==> flow/design.v <==
module ALUcntrl
(
input [3:0] Opcode,
input [3:0] OpcodeExt_ImmHi,
input [15:0] Reg2Data,
input [3:0] Rsrc_ImmLo,
output reg [3:0] ALUctrl,
output reg [15:0] Rsrc_Imm
);
reg [15:0] signExt, zeroExt, shiftExt;
reg [7:0] Imm;
parameter ADDI = 4'b0101;
parameter SUBI = 4'b1001;
parameter CMPI = 4'b1011;
parameter ANDI = 4'b0001;
parameter ORI = 4'b0010;
parameter XORI = 4'b0011;
parameter MOVI = 4'b1101;
parameter LSH= 4'b1000;
parameter LUI = 4'b1111;
parameter ADD = 4'b0101;
parameter SUB = 4'b1001;
parameter CMP = 4'b1011;
parameter AND = 4'b0001;
parameter OR = 4'b0010;
parameter XOR = 4'b0011;
parameter MOV = 4'b1101;
always@(*) begin
	Rsrc_Imm <= 16'b0;
	Imm <= {OpcodeExt_ImmHi[3:0], Rsrc_ImmLo[3:0]};  
	zeroExt <= {8'b00000000, Imm[7:0]};  
	signExt <= {{8{Imm[7]}}, Imm[7:0]};  
	shiftExt <= {{12{Rsrc_ImmLo[3]}}, Imm[3:0]};  
	case(Opcode) 
		ADDI: begin ALUctrl <= 4'b0101; Rsrc_Imm <= signExt; end
		SUBI: begin ALUctrl <= 4'b1001; Rsrc_Imm <= signExt; end
		CMPI: begin ALUctrl <= 4'b1011; Rsrc_Imm <= signExt; end
		ANDI: begin ALUctrl <= 4'b0001; Rsrc_Imm <= zeroExt; end
		ORI: begin ALUctrl <= 4'b0010; Rsrc_Imm <= zeroExt; end
		XORI: begin ALUctrl <= 4'b0011; Rsrc_Imm <= zeroExt; end
		MOVI: begin ALUctrl <= 4'b1101; Rsrc_Imm <= zeroExt; end
		LSH:
			if(OpcodeExt_ImmHi[2])  
			begin
				ALUctrl <= 4'b0100;
			end
		else if (OpcodeExt_ImmHi[0])
			begin
				ALUctrl <= 4'b0111;  
				Rsrc_Imm <= shiftExt;
			end
		else 
			begin
				ALUctrl <= 4'b0000;  
				Rsrc_Imm <= shiftExt;
			end
		LUI:
		begin
			ALUctrl <= 4'b1111; 
			Rsrc_Imm <= {8'b0, Imm[7:0]};
		end
		default: case(OpcodeExt_ImmHi)  
			ADD: begin ALUctrl <= 4'b0101; Rsrc_Imm <= Reg2Data; end
			SUB: begin ALUctrl <= 4'b1001; Rsrc_Imm <= Reg2Data; end
			CMP: begin ALUctrl <= 4'b1011; Rsrc_Imm <= Reg2Data; end
			AND: begin ALUctrl <= 4'b0001; Rsrc_Imm <= Reg2Data; end
			OR: begin ALUctrl <= 4'b0010; Rsrc_Imm <= Reg2Data; end
			XOR: begin ALUctrl <= 4'b0011; Rsrc_Imm <= Reg2Data; end
			MOV: begin ALUctrl <= 4'b1101; Rsrc_Imm <= Reg2Data; end
			default: begin ALUctrl <= 4'b0000; Rsrc_Imm <= Reg2Data; end 
			endcase
		endcase
	end
endmodule
module ALU (
	input clk,
	input Reset,
	input ALUen,
	input [15:0] Rdest,
	input [15:0] Rsrc,
	input [3:0] alucont,
	output reg [15:0] result,
	output reg [15:0] PSR
);
parameter ADD = 4'b0101;
parameter SUB = 4'b1001;
parameter AND = 4'b0001;
parameter OR = 4'b0010;
parameter XOR = 4'b0011;
parameter LSH = 4'b0100;
parameter LSHI = 4'b0000;
parameter RSHI = 4'b0111;
parameter CMP = 4'b1011;
parameter MOV = 4'b1101;
parameter LUI = 4'b1111;
reg [16:0] temp;   
reg [15:0] PSR_next;  
always @(posedge clk) begin
	if (~Reset) PSR <= 16'b0;
	else PSR <= PSR_next & 16'h00E5;
end
always @(*) begin
	result = 16'b0;
	temp = 17'b0;
	PSR_next = PSR;
	if (ALUen) begin
	case (alucont)
		AND: result = Rdest & Rsrc;  
		OR: result = Rdest | Rsrc;   
		XOR: result = Rdest ^ Rsrc;  
		MOV: result = Rsrc; 		 
		ADD: begin
			temp = Rdest + Rsrc;  
			result = temp[15:0];  
			PSR_next[0] = temp[16];  
			PSR_next[5] = (Rdest[15] == Rsrc[15]) && (result[15] != Rdest[15]);  
		end
		SUB: begin
			temp = Rdest + (~Rsrc + 1);  
			result = temp[15:0];  
			PSR_next[0] = temp[16];  
			PSR_next[5] = (Rdest[15] != Rsrc[15]) && (result[15] != Rdest[15]);  
		end
		LSH: begin
			if (Rsrc == 16'b1111111111111111) begin       
				 result = Rdest >> 1;          				 
			end else if (Rsrc == 16'h0001) begin			 
				 result = Rdest << 1;          				 
			end else begin
				 result = Rdest;               				 
			end
      end
		LSHI:begin
			result = Rdest << Rsrc;  
		end
		RSHI:begin
			result = Rdest >> Rsrc;  
		end
		CMP: begin
			temp = Rdest - Rsrc;	 
		   result = 16'b0;
			PSR_next[6] = (temp[15:0] == 16'b0);    
			PSR_next[7] = temp[16];                 
			PSR_next[2] = (temp[15] == 1'b1);       
		end
		LUI:
			result = (Rsrc << 8) | Rdest[7:0];  
		default: result = 16'b0;  
	endcase
	end
end
endmodule
module mux(
input [15:0] data1, data2,
input select,
output [15:0] dataout
);
assign dataout = select ? data1 : data2;
endmodule
module Controller(
input clk,
input Reset,
input [3:0] OpCode,
input [3:0] OpCodeExt_ImmHi,
input [3:0] RSource_ImmLo,     
output reg AluEn,
output reg MemMuxEn,
output reg RegFileEn,
output reg MemWriteEn,
output reg PCEn,
output reg InstrEn,
output reg PCRead,
output reg PCWrite
);
reg [3:0] state;
reg [3:0] NS;
parameter FETCH = 4'b0000;
parameter DECODE = 4'b0001;
parameter MEMEX = 4'b0010;  
parameter ALUEX = 4'b0011;  
parameter REGWB = 4'b0111;
parameter MEMWB = 4'b0100;
parameter JEX = 4'b0101;
parameter JEXWB = 4'b1000;
parameter PCUPDATE = 4'b1111;
parameter MEMTYPE = 4'b0100;
parameter BranchTYPE = 4'b1100;
always @(posedge clk) begin
	if(~Reset)
	begin
	state <= FETCH;
	end
	else state <= NS;
end
always @(*) begin
	NS <= FETCH;
	case(state)
		FETCH:NS<= DECODE;
		DECODE:begin
			case(OpCode)
				MEMTYPE:begin
					if(OpCodeExt_ImmHi == 4'b0000 || OpCodeExt_ImmHi == 4'b0100)begin
					NS <= MEMEX;  
					end
					if(OpCodeExt_ImmHi == 4'b1100 || OpCodeExt_ImmHi == 4'b1000 || OpCodeExt_ImmHi == 4'b1111)begin
					NS <= JEX;  
					end
				end
				BranchTYPE: NS <= JEX;
				default: NS <= ALUEX;
				endcase
		end
		MEMEX:NS <= MEMWB;
		ALUEX:NS <= REGWB;
		REGWB: NS <= JEX;
		MEMWB: NS <= JEX;
		JEX: NS <= JEXWB;
		JEXWB: NS <= PCUPDATE;
		PCUPDATE: NS <= FETCH;
		default:NS <= FETCH;
	endcase
		if(~Reset)
		begin
			NS <= FETCH;
		end
end
always @(*) begin
	AluEn <= 0;
	MemMuxEn <= 0;
	RegFileEn <= 0;
	PCEn <= 0;
	MemWriteEn <= 0;
	InstrEn <= 0;
	PCRead <= 0;
	PCWrite <= 0;
	case(state)
		FETCH:begin
			AluEn <= 0;
			MemMuxEn <= 0;
			RegFileEn <= 0;
			PCEn <= 0;
			MemWriteEn <= 0;
			InstrEn <= 1;
			PCRead <= 1;
			PCWrite <= 0;
		end
		DECODE:begin
		end
		MEMEX: begin
		MemMuxEn <= 1;
		end
		ALUEX:AluEn <= 1;
		MEMWB:begin
			if(OpCode == 4'b0100 && OpCodeExt_ImmHi == 4'b0100) begin
				MemWriteEn <=1;
				RegFileEn <= 0;
			end
			else if(OpCode == 4'b0100 && OpCodeExt_ImmHi == 4'b0000)begin
				MemMuxEn <= 1;
				RegFileEn <= 1;
			end
			else
			RegFileEn <=1;
		end
		REGWB: begin
		if((OpCode == 4'b0000 && OpCodeExt_ImmHi == 4'b1011)||(OpCode == 4'b1011 || (OpCode == 4'b0100 && OpCodeExt_ImmHi == 4'b0100))) RegFileEn <=0;
		else RegFileEn <=1;
		AluEn <= 1;
		end
		JEX: begin
			PCEn <= 1;
		end
		JEXWB: begin
			PCWrite <=1;
			MemWriteEn <= 1;
		end
		PCUPDATE: begin
			PCRead <= 1;
		end
		default: RegFileEn <=0;
		endcase
end
endmodule
module InstrReg(
input clk,
input En,
input [15:0] instruction,
output reg[3:0] opcode,
output reg[3:0] opcodeExt_ImmHi,
output reg[3:0] Rdest,
output reg[3:0] Rsrc_ImmLo
);
always @(posedge clk)
	if(En)begin
		opcode <= instruction[15:12];  
		Rdest <= instruction[11:8];	 
		opcodeExt_ImmHi <= instruction[7:4];	 
		Rsrc_ImmLo <= instruction[3:0];  
	end
endmodule
module PCControl(
input clk, PCen, Reset,
input [15:0] PSR,             
input [15:0] RegData,
input [3:0] dispLo,           
input [3:0] OpcodeExt_dispHi,
input [3:0] CondRlink,        
input [3:0] Opcode,           
output reg [15:0]PC           
);
reg [3:0] RlinkIndex;
reg [15:0] Rlink [7:0];
parameter JUMP = 4'b0100;
parameter BCOND = 4'b1100;
parameter EQ = 4'b0000;  
parameter NE = 4'b0001;  
parameter GE = 4'b1101;  
parameter CS = 4'b0010;  
parameter CC = 4'b0011;  
parameter HI = 4'b0100;  
parameter LS = 4'b0101;  
parameter LO = 4'b1010;  
parameter HS = 4'b1011;  
parameter GT = 4'b0110;  
parameter LE = 4'b0111;  
parameter FS = 4'b1000;  
parameter FC = 4'b1001;  
parameter LT = 4'b1100;  
parameter UC = 4'b1110;  
parameter JAL = 4'b1000;  
parameter JCOND = 4'b1100;  
parameter RET = 4'b1111;  
always @(posedge clk) begin
if(~Reset) begin
	PC <= 16'h0;
	RlinkIndex <= 4'd0;
end
else if(PCen)begin
    case (Opcode)
        JUMP: begin
            case (OpcodeExt_dispHi)
                JAL: begin
						  if (RlinkIndex < 8) begin
								Rlink[RlinkIndex] <= PC + 1'b1;
								RlinkIndex <= RlinkIndex + 1'b1;
							end
                    PC <= RegData;
                end
                JCOND: begin
                    case (CondRlink)
                        EQ: PC <= PSR[6] ? RegData : PC + 1'b1;   
                        NE: PC <= ~PSR[6] ? RegData : PC + 1'b1;  
                        GE: PC <= (PSR[7] | PSR[6]) ? RegData : PC + 1'b1;  
                        CS: PC <= PSR[0] ? RegData : PC + 1'b1;  
                        CC: PC <= ~PSR[0] ? RegData : PC + 1'b1;  
                        HI: PC <= PSR[2] ? RegData : PC + 1'b1;  
                        LS: PC <= ~PSR[2] ? RegData : PC + 1'b1;  
                        LO: PC <= (~PSR[2] & ~PSR[6]) ? RegData : PC + 1'b1;  
                        HS: PC <= (PSR[2] | PSR[6]) ? RegData : PC + 1'b1;  
                        GT: PC <= PSR[7] ? RegData : PC + 1'b1;  
                        LE: PC <= ~PSR[7] ? RegData : PC + 1'b1;  
                        FS: PC <= PSR[5] ? RegData : PC + 1'b1;  
                        FC: PC <= ~PSR[5] ? RegData : PC + 1'b1;  
                        LT: PC <= (~PSR[7] & ~PSR[6]) ? RegData : PC + 1'b1;  
                        UC: PC <= RegData;  
                        default: PC <= PC + 1'b1;  
                    endcase
                end
                RET: begin
					 if(RlinkIndex >0) begin
							RlinkIndex <= RlinkIndex - 1;
                    PC <= Rlink[RlinkIndex - 1];
                end else begin
						 PC <= PC +1;
						 end
					 end
                default: PC <= PC + 1'b1;  
            endcase
        end
        BCOND: begin
            case (CondRlink)
                EQ: PC <= PSR[6] ? PC + {{8{OpcodeExt_dispHi[3]}},OpcodeExt_dispHi[3:0], dispLo[3:0]} : PC + 1'b1;   
                NE: PC <= ~PSR[6] ? PC + {{8{OpcodeExt_dispHi[3]}},OpcodeExt_dispHi[3:0], dispLo[3:0]} : PC + 1'b1;  
                GE: PC <= (PSR[7] | PSR[6]) ? PC + {{8{OpcodeExt_dispHi[3]}},OpcodeExt_dispHi[3:0], dispLo[3:0]} : PC + 1'b1;  
                CS: PC <= PSR[0] ? PC + {{8{OpcodeExt_dispHi[3]}},OpcodeExt_dispHi[3:0], dispLo[3:0]} : PC + 1'b1;  
                CC: PC <= ~PSR[0] ? PC + {{8{OpcodeExt_dispHi[3]}},OpcodeExt_dispHi[3:0], dispLo[3:0]} : PC + 1'b1;  
                HI: PC <= PSR[2] ? PC + {{8{OpcodeExt_dispHi[3]}},OpcodeExt_dispHi[3:0], dispLo[3:0]} : PC + 1'b1;  
                LS: PC <= ~PSR[2] ? PC + {{8{OpcodeExt_dispHi[3]}},OpcodeExt_dispHi[3:0], dispLo[3:0]} : PC + 1'b1;  
                LO: PC <= (~PSR[2] & ~PSR[6]) ? PC + {{8{OpcodeExt_dispHi[3]}},OpcodeExt_dispHi[3:0], dispLo[3:0]} : PC + 1'b1;  
                HS: PC <= (PSR[2] | PSR[6]) ? PC + {{8{OpcodeExt_dispHi[3]}},OpcodeExt_dispHi[3:0], dispLo[3:0]} : PC + 1'b1;  
                GT: PC <= PSR[7] ? PC + {{8{OpcodeExt_dispHi[3]}},OpcodeExt_dispHi[3:0], dispLo[3:0]} : PC + 1'b1;  
                LE: PC <= ~PSR[7] ? PC + {{8{OpcodeExt_dispHi[3]}},OpcodeExt_dispHi[3:0], dispLo[3:0]} : PC + 1'b1;  
                FS: PC <= PSR[5] ? PC + {{8{OpcodeExt_dispHi[3]}},OpcodeExt_dispHi[3:0], dispLo[3:0]} : PC + 1'b1;  
                FC: PC <= ~PSR[5] ? PC + {{8{OpcodeExt_dispHi[3]}},OpcodeExt_dispHi[3:0], dispLo[3:0]} : PC + 1'b1;  
                LT: PC <= (~PSR[7] & ~PSR[6]) ? PC + {{8{OpcodeExt_dispHi[3]}},OpcodeExt_dispHi[3:0], dispLo[3:0]} : PC + 1'b1;  
                UC: PC <= PC + {{8{OpcodeExt_dispHi[3]}},OpcodeExt_dispHi[3:0], dispLo[3:0]};  
                default: PC <= PC + 1'b1;  
            endcase
        end
        default: PC <= PC + 1'b1;  
    endcase
	 end
end
endmodule
module RegFile (
	 input Reset,
    input clk,                     
    input En,                      
    input [3:0] read_addr,         
    input [3:0] readwrite_addr,    
    input [15:0] write_data,       
    output [15:0] read_data1,      
    output [15:0] read_data2       
);
	reg [15:0] registers [15:0];
	integer i;  
always @(posedge clk) begin
        if (!Reset) begin
            for (i = 0; i < 16; i = i + 1) begin
		    registers[i] <= 16'h0000;  
            end
        end 
	else if (En) begin  
            registers[readwrite_addr] <= write_data;  
        end
		  end
 assign read_data2 = registers[read_addr];  
 assign read_data1 = registers[readwrite_addr];  
endmodule
module CPUCore(
input clk,
input Reset,
output wire [15:0] mem_addr,
output wire        mem_we,
output wire [15:0] mem_wdata,
input  wire [15:0] mem_rdata
);
wire[3:0] OpCodeExt_ImmHi;
wire[3:0] OpCode;
wire[3:0] Rdest;
wire[3:0] Rsrc_ImmLo;
wire AluEn;
wire MemMuxEn;
wire RegFileEn;
wire MemWriteEn;
wire PCEn;
wire InstrEn;
wire PCRead;
wire PCWrite;
wire [15:0] PC;
wire[15:0] read_data1;  
wire[15:0] read_data2;
wire [15:0] MemData;
wire [15:0] Rsrc_ImmData;
wire [15:0] ALUResult;
wire [15:0] PSR;
wire [3:0]alucont;
wire [15:0] Mem_a1;
wire [15:0] MemAddr;
wire [15:0] AluMuxOut;
wire [15:0] MemDataFromMux;
assign MemData   = mem_rdata;
assign mem_addr  = MemAddr;
assign mem_we    = MemWriteEn;
assign mem_wdata = MemDataFromMux;
InstrReg InstrReg(
.clk(clk),
.En(InstrEn),
.instruction(MemData),
.opcode(OpCode),
.opcodeExt_ImmHi(OpCodeExt_ImmHi),
.Rdest(Rdest),
.Rsrc_ImmLo(Rsrc_ImmLo)
);
Controller Controller(
	.clk(clk),
	.Reset(Reset),
	.OpCode(OpCode),
	.OpCodeExt_ImmHi(OpCodeExt_ImmHi),
	.RSource_ImmLo(Rsrc_ImmLo),
	.AluEn(AluEn),
	.MemMuxEn(MemMuxEn),
	.RegFileEn(RegFileEn),
	.PCEn(PCEn),
	.PCRead(PCRead),
	.PCWrite(PCWrite),
	.MemWriteEn(MemWriteEn),
	.InstrEn(InstrEn)
);
PCControl PCControl(
	.Reset(Reset),
	.clk(clk),
	.PSR(PSR),
	.PCen(PCEn),
	.RegData(read_data2),
	.dispLo(Rsrc_ImmLo),   
	.OpcodeExt_dispHi(OpCodeExt_ImmHi),
	.CondRlink(Rdest),
	.Opcode(OpCode),  
	.PC(PC)  
);
RegFile RegFile (
	 .Reset(Reset),
    .clk(clk),                 
    .En(RegFileEn),                  
    .read_addr(Rsrc_ImmLo),  
    .readwrite_addr(Rdest),    
    .write_data(AluMuxOut),   
    .read_data1(read_data1),  
    .read_data2(read_data2)   
);
ALUcntrl ALUcntrl
(
	.Opcode(OpCode),
	.OpcodeExt_ImmHi(OpCodeExt_ImmHi),
	.Reg2Data(read_data2),
	.Rsrc_ImmLo(Rsrc_ImmLo),
	.ALUctrl(alucont),
	.Rsrc_Imm(Rsrc_ImmData)
);
ALU ALU (
	.clk(clk),
	.Reset(Reset),
	.ALUen(AluEn),
	.Rdest(read_data1),
	.Rsrc(Rsrc_ImmData),
	.alucont(alucont),
	.result(ALUResult),
	.PSR(PSR)
);
mux muxALu(
.select(MemMuxEn),
.data1(MemData),
.data2(ALUResult),
.dataout(AluMuxOut)
);
mux muxMEM1(
.select(PCWrite),
.data1(16'h8000),
.data2(read_data2),  
.dataout(Mem_a1)
);
mux muxMEM2(
.select(PCRead),
.data1(PC),
.data2(Mem_a1),
.dataout(MemAddr)
);
mux muxMEMdata(
.select(PCWrite),
.data1(PC),
.data2(read_data1),
.dataout(MemDataFromMux)
);
endmodule
---- Reports on CPUCore ----
What the tools print for CPUCore, step after step.
Lines are those of the file above, counted from 1.
Not given: --
inputs
  design top .............................. CPUCore
  clock input ............................. clk
  standard-cell library ................... sky130hd
  timing corner ........................... tt_025C_1v80

---- After elaboration ----
Counts by Yosys on the flattened word-level netlist (proc, flatten, opt, wreduce; memories kept). Print and check cells are left out.
Yosys's memory passes give these memory sizes; they may raise the number of words (mostly to a power of two), join words into wider ones and drop unused or constant bits.
word-level totals
  input port bits ......................... 18
  register bits ........................... 45
  elaborated cells ........................ 217
  RAM bits ................................ 384
  output and inout port bits .............. 33
  memory cells ............................ 2
cells by class
  equal/unequal tests ..................... 62
  shift-type cells ........................ 2
  order comparisons ....................... 2
  multiplexer cells ....................... 93
  bitwise logic cells ..................... 12
  reduce/logical cells .................... 26
  $add $sub $neg .......................... 9
memory list
  memory             words  bits a word  RTL line  RTL
  RegFile.registers  16     16           415       reg [15:0] registers [15:0];
  PCControl.Rlink    8      16           312       reg [15:0] Rlink [7:0];
operators with widths
  operator                                 number
  two-way mux 16 bit                       44
  parallel mux 16 bit (select 15 bit)      2
  parallel mux 16 bit (select 10 bit)      1
  == test 4 bit with constant B            25
  parallel mux 16 bit (select 3 bit)       2
  == test 4 x 3 -> 1 bit with constant B   14
  parallel mux 4 bit (select 7 bit)        2
  == test 4 x 2 -> 1 bit with constant B   10
  parallel mux 4 bit (select 9 bit)        1
  adder 16 x 1 -> 16 bit with constant B   2
  parallel mux 16 bit (select 2 bit)       1
  two-way mux 4 bit                        8
  == test 4 x 1 -> 1 bit with constant B   5
  logical NOT 4 bit                        5
  two-way mux 1 bit                        18
  two-way mux 3 bit                        6
  adder 16 x 16 -> 17 bit                  1
  subtractor 16 x 16 -> 17 bit             1
  adder 16 x 17 -> 17 bit                  1
  inverter 16 -> 17 bit                    1
  adder 17 x 1 -> 17 bit with constant B   1
  == test 16 x 1 -> 1 bit with constant B  1
  adder 16 bit                             1
  == test 16 bit with constant B           1
  AND 16 bit                               1
  OR 16 bit                                1
  XOR 16 bit                               1
  << shifter 16 x 16 -> 16 bit             1
Not listed: further kinds 24, cells in them 48.

---- Logic depth ----
Depth = most cells in a row (Yosys ltp): at word level without a register or memory, in the mapped netlist without a sequential cell, where the memories' decode and read muxes count.
logic depth
  depth after elaboration ................. 11
  ABC_AREA ................................ 0
  depth in mapped cells ................... 26
  gate-level depth less buffers ........... 17

---- Mapped cells and area ----
Source: synth_stat.txt of the flow (Yosys; design flattened, memories mapped). It holds for the ABC_AREA given above (unset counts as 0); a run with the other value may have another netlist.
synthesis totals
  area of sequential cells ................ 0.0128523 mm2
  standard cells after synthesis .......... 3,039
  buffers ................................. 257
  mapped flip-flops ....................... 442
  chip area (Yosys) ....................... 0.0313538 mm2
cell types
  cell type                  number  area in all (um2)
  sky130_fd_sc_hd__edfxtp_1  400     1.2E+04
  sky130_fd_sc_hd__mux4_2    171     3.85E+03
  sky130_fd_sc_hd__nor2_1    376     1.41E+03
  sky130_fd_sc_hd__nand2_1   262     983.443
  sky130_fd_sc_hd__a21oi_1   186     930.893
  sky130_fd_sc_hd__o21ai_0   171     855.821
  sky130_fd_sc_hd__dfxtp_1   42      840.806
  sky130_fd_sc_hd__mux2i_1   78      780.749
  sky130_fd_sc_hd__ha_1      56      700.672
  sky130_fd_sc_hd__clkbuf_1  149     559.286
  sky130_fd_sc_hd__nor3_1    104     520.499
  sky130_fd_sc_hd__mux4_1    13      341.578
  sky130_fd_sc_hd__nand3_1   68      340.326
  sky130_fd_sc_hd__xnor2_1   35      306.544
  sky130_fd_sc_hd__mux2_2    27      304.042
  sky130_fd_sc_hd__o211ai_1  40      300.288
  sky130_fd_sc_hd__inv_1     78      292.781
  sky130_fd_sc_hd__nand4_1   36      225.216
Other cell types: 85; their cells: 747.
The figures by module come from a second, unflattened synthesis with its own total; it is not the netlist above.
unflattened totals
  cell total of the unflattened synthesis .. 2,826
  area total of the unflattened synthesis .. 0.0314589 mm2
Rows give one instance, submodules left out.
modules
  module      area (mm2)  cells  sequential area (mm2)  times used
  RegFile     0.0136656   861    0.0076874              1
  PCControl   0.0105551   1,044  0.0042441              1
  ALU         0.0048709   729    0.0001001              1
  mux         0.000249    18     0                      4
  ALUcntrl    0.000493    62     0                      1
  InstrReg    0.0004805   16     0.0004805              1
  Controller  0.0003904   40     0.0001802              1
  CPUCore     0.0000075   2      0                      1

---- Timing after synthesis ----
Source: OpenSTA report_checks on the synthesized netlist (no wires, ideal clock, input and output delay 20% of the period each), path of least setup slack; recovery checks are left aside. Register names are those of the netlist, which keeps one name where synthesis merged equal registers.
timing path post-synthesis
  path type ............................... flip-flop to flip-flop
  start ................................... reg (name not given)
  end ..................................... mem RegFile.registers[0][12]
  period .................................. 8,000 ps
  launch time at the first pin ............ 0 ps
  required time ........................... 7,733 ps
  stages on the path ...................... 25
  library setup time ...................... 267 ps
  buffers on the path ..................... 8
  slack ................................... 2,178 ps
  path delay .............................. 5,822 ps
  arrival time ............................ 5,555 ps
  synthesis period reached ................ 5,822 ps
"path delay" is the arrival time less input delay plus setup time.
"stages on the path": output pins that drive a net of the path, with the launching flip-flop's if there is one; two outputs of one cell count as two.
"synthesis period reached" = period - worst setup slack (recovery checks aside). The figure is calculated, with input and output delays left at 20% of the set period.
on the way, post-synthesis
  cell sequence ........................... sky130_fd_sc_hd__dfxtp_1 > sky130_fd_sc_hd__buf_6 > sky130_fd_sc_hd__buf_8 > sky130_fd_sc_hd__buf_4 > sky130_fd_sc_hd__mux4_2 > sky130_fd_sc_hd__mux4_2 > sky130_fd_sc_hd__a22o_1 > sky130_fd_sc_hd__buf_6 > sky130_fd_sc_hd__buf_2 > sky130_fd_sc_hd__buf_2 > sky130_fd_sc_hd__buf_2 > sky130_fd_sc_hd__ha_1 > sky130_fd_sc_hd__fa_1 > sky130_fd_sc_hd__a21oi_1 > sky130_fd_sc_hd__o21bai_1 > sky130_fd_sc_hd__a21o_1 > sky130_fd_sc_hd__a21oi_1 > sky130_fd_sc_hd__o21bai_1 > sky130_fd_sc_hd__a211o_1 > sky130_fd_sc_hd__a21oi_1 > sky130_fd_sc_hd__xor2_1 > sky130_fd_sc_hd__o21ai_0 > sky130_fd_sc_hd__a2111oi_4 > sky130_fd_sc_hd__buf_4 > sky130_fd_sc_hd__nor3_1
RTL lines, path post-synthesis
  item       RTL line  RTL
  to (decl)  415       reg [15:0] registers [15:0];
No chain of elaborated cells between the ends is given.

---- Path in the finished layout ----
From the final timing report of entry A: the path of least setup slack in the routed layout; clock arrival at registers is part of the times.
The path's times are printed in steps of 10 ps; the period is the one set.
timing path after layout
  path type ............................... flip-flop to output port
  start ................................... reg (name not given)
  end ..................................... out mem_wdata[7]
  external output delay ................... 2,040 ps
  stages on the path ...................... 7
  arrival time ............................ 5,110 ps
  required time ........................... 8,160 ps
  slack ................................... 3,050 ps
  buffers on the path ..................... 2
  period .................................. 10,200 ps
  launch time at the first pin ............ 610 ps
on the way, after layout
  cell sequence ........................... sky130_fd_sc_hd__dfxtp_4 > sky130_fd_sc_hd__buf_4 > sky130_fd_sc_hd__mux4_2 > sky130_fd_sc_hd__mux4_2 > sky130_fd_sc_hd__clkinv_1 > sky130_fd_sc_hd__o21ai_0 > sky130_fd_sc_hd__clkdlybuf4s50_1
RTL lines, path after layout
  item       RTL line  RTL
  to (decl)  435       output wire [15:0] mem_wdata,
No chain of elaborated cells between the ends is given.

Hand-over note for CPUCore

Stored flow runs of CPUCore (4 of them; Yosys, OpenROAD, sky130hd). They differ in their settings and are not a sequence. Constraints: input delay and output delay 20% of the set period each, output load 0.01 pF.
"achieved clock period" means the clock period less the worst setup slack. The figure is calculated, with input and output delays left at 20% of the set period.
"time on the worst setup path" = time allowed to the worst setup path (clock period - input delay - output delay, where it has them) - its slack; a late launch clock adds to it, a late capture clock takes from it.
"total design power" rests on the timing tool's default activity at the inputs, not on a simulated workload.
"time on the worst setup path" is known to 10 ps.

======== entry A ========
==> flow/run.sh <==
#!/bin/bash
# the make line also repeats the synthesis and layout settings of config.mk as NAME=value (left out here)
make -C /OpenROAD-flow-scripts/flow DESIGN_CONFIG=/design/flow/config.mk WORK_HOME=/design/flow/orfs CLKGATE_MAP_FILE= finish
==> flow/config.mk <==
export PLATFORM = sky130hd
export DESIGN_NAME = CPUCore
export DESIGN_NICKNAME = CPUCore
export VERILOG_FILES = /design/flow/design.v
export SDC_FILE = /design/flow/constraint.sdc
export NUM_CORES = 4
export LEC_CHECK = 0
export CAP_MARGIN = 20
export CORE_MARGIN = 2
export CORE_UTILIZATION = 40
export PLACE_DENSITY = 0.6
export SLEW_MARGIN = 20
==> flow/constraint.sdc <==
create_clock -name core_clock -period 10.2 [get_ports {clk}]
set_input_delay 2.0400 -clock core_clock [delete_from_list [all_inputs] [get_ports {clk}]]
set_output_delay 2.0400 -clock core_clock [all_outputs]
set_load 0.01 [all_outputs]

-------- measured, entry A --------
  worst hold slack ........................ 465 ps
  worst setup slack after layout .......... 3,053 ps
  mapped cell area after synthesis ........ 0.0313538 mm2
  total negative slack .................... 0 ps
  time on the worst setup path ............ 5,110 ps
  worst setup path type ................... flip-flop to output port
  post-route utilization .................. 44.9 %
  standard-cell area after layout ......... 0.0347446 mm2
  achieved clock period ................... 7,147 ps
  total design power ...................... 5,545 µW
  full die area ........................... 0.080639 mm2

======== entry B ========
==> flow/run.sh <==
#!/bin/bash
# the make line also repeats the synthesis and layout settings of config.mk as NAME=value (left out here)
make -C /OpenROAD-flow-scripts/flow DESIGN_CONFIG=/design/flow/config.mk WORK_HOME=/design/flow/orfs CLKGATE_MAP_FILE= finish
==> flow/config.mk <==
export PLATFORM = sky130hd
export DESIGN_NAME = CPUCore
export DESIGN_NICKNAME = CPUCore
export VERILOG_FILES = /design/flow/design.v
export SDC_FILE = /design/flow/constraint.sdc
export NUM_CORES = 4
export LEC_CHECK = 0
export ABC_AREA = 1
export CAP_MARGIN = 10
export CELL_PAD_IN_SITES_DETAIL_PLACEMENT = 1
export CORE_MARGIN = 6
export CORE_UTILIZATION = 51
export CTS_CLUSTER_DIAMETER = 157
export CTS_CLUSTER_SIZE = 85
export GPL_ROUTABILITY_DRIVEN = 0
export GPL_TIMING_DRIVEN = 1
export HOLD_SLACK_MARGIN = 0.13
export MAX_ROUTING_LAYER = met4
export PLACE_DENSITY = 0.43
export SETUP_SLACK_MARGIN = -0.34
export SLEW_MARGIN = 35
export TNS_END_PERCENT = 10
==> flow/constraint.sdc <==
create_clock -name core_clock -period 5.51 [get_ports {clk}]
set_input_delay 1.1020 -clock core_clock [delete_from_list [all_inputs] [get_ports {clk}]]
set_output_delay 1.1020 -clock core_clock [all_outputs]
set_load 0.01 [all_outputs]

-------- measured, entry B --------
  worst setup slack after layout .......... -79 ps
  mapped cell area after synthesis ........ 0.0352763 mm2
  achieved clock period ................... 5,589 ps
  total design power ...................... 8,778 µW
  full die area ........................... 0.075625 mm2
  post-route utilization .................. 54.6 %
  worst hold slack ........................ 453 ps
  time on the worst setup path ............ 5,590 ps
  worst setup path type ................... flip-flop to flip-flop
  standard-cell area after layout ......... 0.0370268 mm2
  total negative slack .................... -431 ps

======== entry C ========
==> flow/run.sh <==
#!/bin/bash
# the make line also repeats the synthesis and layout settings of config.mk as NAME=value (left out here)
make -C /OpenROAD-flow-scripts/flow DESIGN_CONFIG=/design/flow/config.mk WORK_HOME=/design/flow/orfs CLKGATE_MAP_FILE= finish
==> flow/config.mk <==
export PLATFORM = sky130hd
export DESIGN_NAME = CPUCore
export DESIGN_NICKNAME = CPUCore
export VERILOG_FILES = /design/flow/design.v
export SDC_FILE = /design/flow/constraint.sdc
export NUM_CORES = 4
export LEC_CHECK = 0
export ABC_AREA = 1
export CAP_MARGIN = 20
export CORE_MARGIN = 2
export CORE_UTILIZATION = 40
export PLACE_DENSITY = 0.87
export SLEW_MARGIN = 5
export TNS_END_PERCENT = 80
==> flow/constraint.sdc <==
create_clock -name core_clock -period 8.34 [get_ports {clk}]
set_input_delay 1.6680 -clock core_clock [delete_from_list [all_inputs] [get_ports {clk}]]
set_output_delay 1.6680 -clock core_clock [all_outputs]
set_load 0.01 [all_outputs]

-------- measured, entry C --------
  achieved clock period ................... 6,576 ps
  mapped cell area after synthesis ........ 0.0352763 mm2
  time on the worst setup path ............ 4,910 ps
  worst setup path type ................... flip-flop to output port
  worst hold slack ........................ 434 ps
  standard-cell area after layout ......... 0.0377687 mm2
  worst setup slack after layout .......... 1,764 ps
  total negative slack .................... 0 ps
  full die area ........................... 0.0905829 mm2
  post-route utilization .................. 43.4 %
  total design power ...................... 6,553 µW

======== entry D ========
==> flow/run.sh <==
#!/bin/bash
# the make line also repeats the synthesis and layout settings of config.mk as NAME=value (left out here)
make -C /OpenROAD-flow-scripts/flow DESIGN_CONFIG=/design/flow/config.mk WORK_HOME=/design/flow/orfs CLKGATE_MAP_FILE= finish
==> flow/config.mk <==
export PLATFORM = sky130hd
export DESIGN_NAME = CPUCore
export DESIGN_NICKNAME = CPUCore
export VERILOG_FILES = /design/flow/design.v
export SDC_FILE = /design/flow/constraint.sdc
export NUM_CORES = 4
export LEC_CHECK = 0
export ABC_AREA = 0
export CAP_MARGIN = 20
export CORE_MARGIN = 2
export CORE_UTILIZATION = 40
export CTS_CLUSTER_DIAMETER = 309
export MAX_ROUTING_LAYER = met4
export PLACE_DENSITY = 0.87
export SETUP_SLACK_MARGIN = 0.38
export SLEW_MARGIN = 5
export TNS_END_PERCENT = 35
==> flow/constraint.sdc <==
create_clock -name core_clock -period 8.34 [get_ports {clk}]
set_input_delay 1.6680 -clock core_clock [delete_from_list [all_inputs] [get_ports {clk}]]
set_output_delay 1.6680 -clock core_clock [all_outputs]
set_load 0.01 [all_outputs]

-------- measured, entry D --------
  worst setup slack after layout .......... 1,518 ps
  full die area ........................... 0.080639 mm2
  worst hold slack ........................ 472 ps
  mapped cell area after synthesis ........ 0.0313538 mm2
  standard-cell area after layout ......... 0.0349298 mm2
  time on the worst setup path ............ 6,820 ps
  worst setup path type ................... flip-flop to flip-flop
  post-route utilization .................. 45.1 %
  achieved clock period ................... 6,822 ps
  total negative slack .................... 0 ps
  total design power ...................... 6,806 µW

End of note.
